==> flow/design.v <==
`timescale 1ns/1ps
module array_mult_top (
    input             clk,
    input      [15:0] a,
    input      [15:0] b,
    output reg [31:0] p
);
    reg  [15:0] a_q, b_q;
    wire [31:0] prod;
    array_multiplier u_mult (
        .in_A(a_q),
        .in_B(b_q),
        .prod_out(prod)
    );
    always @(posedge clk) begin
        a_q <= a;
        b_q <= b;
        p   <= prod;
    end
endmodule

`timescale 1ns/1ps
module array_multiplier (
    input  [15:0] in_A,
    input  [15:0] in_B,
    output [31:0] prod_out
);
    wire [15:0] pp [15:0];   
    genvar i, j;
    generate
        for (i = 0; i < 16; i = i + 1) begin : GEN_PP_ROW
            for (j = 0; j < 16; j = j + 1) begin : GEN_PP_COL
                assign pp[i][j] = in_A[j] & in_B[i];
            end
        end
    endgenerate
    wire [31:0] row_sum [15:0];
    wire [31:0] row_carry [15:0];
    assign row_sum[0]   = {16'b0, pp[0]};
    assign row_carry[0] = 32'b0;
    genvar r;
    generate
        for (r = 1; r < 16; r = r + 1) begin : ADDER_ROWS
            wire [31:0] shifted_pp = { {16 - r{1'b0}}, pp[r], {r{1'b0}} };
            adder32 ADD_STAGE (
                .in_a(row_sum[r-1]),
                .in_b(shifted_pp),
                .cin(1'b0),
                .sum(row_sum[r]),
                .cout(row_carry[r])
            );
        end
    endgenerate
    assign prod_out = row_sum[15];
endmodule
module adder32 (
    input  [31:0] in_a,
    input  [31:0] in_b,
    input         cin,
    output [31:0] sum,
    output        cout
);
    wire [31:0] carry;
    genvar k;
    full_adder FA0 (.a(in_a[0]), .b(in_b[0]), .cin(cin), .sum(sum[0]), .cout(carry[0]));
    generate
        for (k = 1; k < 32; k = k + 1) begin : FA_CHAIN
            full_adder FAi (.a(in_a[k]), .b(in_b[k]), .cin(carry[k-1]), .sum(sum[k]), .cout(carry[k]));
        end
    endgenerate
    assign cout = carry[31];
endmodule
module full_adder (
    input  a,
    input  b,
    input  cin,
    output sum,
    output cout
);
    assign sum  = a ^ b ^ cin;
    assign cout = (a & b) | (b & cin) | (a & cin);
endmodule
# == Step by step through the tools: array_mult_top ==
# The steps from the RTL of array_mult_top to its reports follow in flow order.
# Line numbers count from 1 in the design file above.
# Library cell names are shortened.
# A cell with - has no value.
# setup
top,array_mult_top
clk_port,clk
lib,sky130hd
pvt_corner,tt_025C_1v80

# == Word-level counts ==
# Source: Yosys, flattened and elaborated, memories not mapped. Widths are those after wreduce; folded enables and synchronous resets count as part of the registers. Registers that Yosys merges into a memory's read port (data or address) are not register bits. Print and check cells do not count. Equal cells are merged and count once.
# bits
regBits,64
elab_cells,1859
in_bits,33
# op_classes
bitwise,1856
# op_table
op,count
bitwise AND 1 bit,944
bitwise XOR 1 bit,464
bitwise OR 1 bit,448

# == Logic depth ==
# Yosys ltp: most cells in a row. Word level: on the elaborated netlist, between registers, memories and ports. Mapped: between sequential cells and ports; inverters and the memories' decode and read muxes count.
# depth
depth_word,116
abc_area,0
mapped_depth,80

# == Mapped cells and area ==
# Source: synth_stat.txt of the flow (Yosys; design flattened, memories mapped). It holds for the ABC_AREA given above (unset counts as 0); a run with the other value may have another netlist.
# The area totals of this step are shown rounded.
# mapped
yosys_area_um2,8150
n_buf,32
sequential_area_um2,1280
cells,680
ff_cells,64
# by_type
type,count
fa_1,224
and2_1,211
dfxtp_1,64
inv_1,88
buf_6,21
ha_1,16
nand2_1,32
and2_2,13
buf_4,11
# By module: a second synthesis without flattening, with its own total; a netlist apart from the flattened one above.
# unflattened
cells_unflattened,833
area_unflattened_um2,12800
# Each row is one instance without its submodules.
# modules
mod,n_cells,mod_area_um2,n_inst
full_adder,1,20.0,480
array_multiplier,289,1900,1
array_mult_top,64,1280,1
adder32,0,0.0,15

# == Timing after synthesis ==
# OpenSTA on the mapped netlist: ideal clock, no wires. The path of least setup slack (recovery checks aside). Input and output delay are each 20% of the period. Register names are those of the netlist, which keeps one name where synthesis merged equal registers.
# synth_path
kind,reg-to-reg
startpoint,register b_q[0]
endpoint,register p[30]
path_slack_ps,566
setup_time_ps,57
clock_period_ps,20000
driving_pins,55
path_delay_ps,19434
path_buffers,1
arrival_time_ps,19377
synth_period_reached_ps,19434
# "path_delay_ps" = arrival - input delay + setup time.
# "driving_pins" counts driving pins, that of a launching flip-flop among them; a cell with two outputs on the path counts twice.
# "synth_period_reached_ps" = period - worst setup slack (recovery checks aside). The figure is calculated, with input and output delays left at 20% of the set period.
# Between the ends stands the longest chain of elaborated cells between them, by number of cells; it is not shown to be the way that was timed. Of several equally long chains one is given.
# Each line given opens the expression or statement behind the cell; cells for indexed reads and writes are added by Yosys, which also makes memories of some case tables.
# synth_via
cell_sequence,dfxtp_1 -> buf_6 -> and2_1 -> ha_1 -> inv_1 -> fa_1 -> fa_1 -> inv_1 -> fa_1 -> fa_1 -> fa_1 -> fa_1 -> fa_1 -> fa_1 -> fa_1 -> fa_1 -> fa_1 -> fa_1 -> [... 19 more ...] -> fa_1 -> fa_1 -> fa_1 -> fa_1 -> fa_1 -> fa_1 -> fa_1 -> fa_1 -> fa_1 -> fa_1 -> fa_1 -> fa_1 -> fa_1 -> fa_1 -> fa_1 -> inv_1 -> fa_1 -> inv_1
elab_chain_len,114
# synth_rtl
element,line_no,text
start: declaration,8,"reg  [15:0] a_q, b_q;"
start: assignment,17,b_q <= b;
bitwise AND 1 bit,33,assign pp[i][j] = in_A[j] & in_B[i];
bitwise AND 1 bit x2,81,assign cout = (a & b) | (b & cin) | (a & cin);
bitwise OR 1 bit x2,81,
bitwise AND 1 bit,81,
bitwise OR 1 bit x2,81,
bitwise AND 1 bit,81,
bitwise OR 1 bit x2,81,
[... 93 more ...],-,
bitwise AND 1 bit,81,
bitwise OR 1 bit x2,81,
bitwise AND 1 bit,81,
bitwise OR 1 bit x2,81,
bitwise AND 1 bit,81,
bitwise OR 1 bit x2,81,
bitwise XOR 1 bit,80,assign sum  = a ^ b ^ cin;
end: assignment,18,p   <= prod;
end: declaration,6,output reg [31:0] p

# == Timing after layout ==
# From the final timing report of entry A: the path of least setup slack in the routed layout; clock arrival at registers is part of the times.
# The path's times are printed in steps of 10 ps; the period is the one set.
# layout_path
kind,reg-to-reg
startpoint,register b_q[0]
endpoint,register p[30]
arrival_time_ps,19480
driving_pins,52
path_slack_ps,820
clock_period_ps,20000
setup_time_ps,50
path_buffers,0
# Between the ends stands the longest chain of elaborated cells between them, by number of cells; it is not shown to be the way that was timed. Of several equally long chains one is given.
# layout_via
cell_sequence,dfxtp_4 -> and2_4 -> ha_4 -> inv_1 -> fa_2 -> fa_2 -> inv_2 -> fa_1 -> fa_2 -> fa_2 -> fa_2 -> fa_2 -> fa_2 -> fa_2 -> fa_2 -> fa_2 -> fa_2 -> inv_2 -> [... 16 more ...] -> fa_2 -> fa_2 -> fa_2 -> fa_2 -> fa_2 -> fa_2 -> fa_2 -> fa_2 -> fa_2 -> fa_2 -> fa_2 -> fa_2 -> fa_2 -> fa_2 -> fa_2 -> inv_1 -> fa_1 -> inv_1
elab_chain_len,114
# layout_rtl
element,line_no,text
start: declaration,8,"reg  [15:0] a_q, b_q;"
start: assignment,17,b_q <= b;
bitwise AND 1 bit,33,assign pp[i][j] = in_A[j] & in_B[i];
bitwise AND 1 bit x2,81,assign cout = (a & b) | (b & cin) | (a & cin);
bitwise OR 1 bit x2,81,
bitwise AND 1 bit,81,
bitwise OR 1 bit x2,81,
bitwise AND 1 bit,81,
bitwise OR 1 bit x2,81,
[... 93 more ...],-,
bitwise AND 1 bit,81,
bitwise OR 1 bit x2,81,
bitwise AND 1 bit,81,
bitwise OR 1 bit x2,81,
bitwise AND 1 bit,81,
bitwise OR 1 bit x2,81,
bitwise XOR 1 bit,80,assign sum  = a ^ b ^ cin;
end: assignment,18,p   <= prod;
end: declaration,6,output reg [31:0] p

# Measured data: module array_mult_top, platform sky130hd, 6 stored runs of the flow under differing settings, order arbitrary. Input and output delays are each 20% of the period that was set; the output load is 0.01 pF.
# "achieved_period_ps" = clock period - worst setup slack. The figure is calculated, with input and output delays left at 20% of the set period.
# "worst_path_time_ps" means the part of the period allowed to the worst setup path (the constraints hold back 20% at inputs and 20% at outputs) less its slack; where the path has registers, the arrival times of their clocks count too.
# "worst_path_time_ps" is given in steps of 10 ps.
# Results are given in rounded form.
# A setting shown as n/a is not set for that run.
setting or result,entry A,entry B,entry C,entry D,entry E,entry F
CELL_PAD_IN_SITES_DETAIL_PLACEMENT,2,2,n/a,n/a,2,2
CELL_PAD_IN_SITES_GLOBAL_PLACEMENT,1,n/a,n/a,n/a,n/a,n/a
CORE_UTILIZATION,40,40,55,33,40,15
CTS_CLUSTER_SIZE,98,74,n/a,n/a,74,74
MAX_ROUTING_LAYER,met4,n/a,n/a,n/a,n/a,met4
PLACE_DENSITY,0.56,n/a,0.6,n/a,n/a,n/a
SETUP_SLACK_MARGIN,0.73,n/a,n/a,-0.94,n/a,n/a
SLEW_MARGIN,40,30,20,0,15,15
period_ns,20.0,20.0,19.6,22.0,25.9,25.9
CAP_MARGIN,20,20,20,25,20,20
CORE_MARGIN,2,2,2,5,2,2
CORE_ASPECT_RATIO,n/a,1.18,n/a,0.52,1.18,1.18
CTS_CLUSTER_DIAMETER,n/a,274,n/a,n/a,274,274
MIN_ROUTING_LAYER,n/a,met2,n/a,met2,met1,met1
TNS_END_PERCENT,n/a,10,n/a,n/a,10,10
ABC_AREA,n/a,n/a,n/a,0,n/a,n/a
GPL_ROUTABILITY_DRIVEN,n/a,n/a,n/a,1,n/a,n/a
utilization_pct,48.0,47.3,65.5,37.8,45.4,18.0
post_synth_area_um2,8150,8150,8150,8150,8150,8150
worst_path_time_ps,19180,20180,19280,20540,21320,20810
critical_path_type,reg-to-reg,reg-to-reg,reg-to-reg,reg-to-reg,reg-to-reg,reg-to-reg
total_die_area_um2,21500,21500,15800,28100,21500,56200
final_hold_ws_ps,523,641,534,695,745,765
achieved_period_ps,19180,20182,19277,20541,21316,20810
final_setup_ws_ps,820,-182,323,1460,4580,5090
tns_setup_ps,0,-182,0,0,0,0
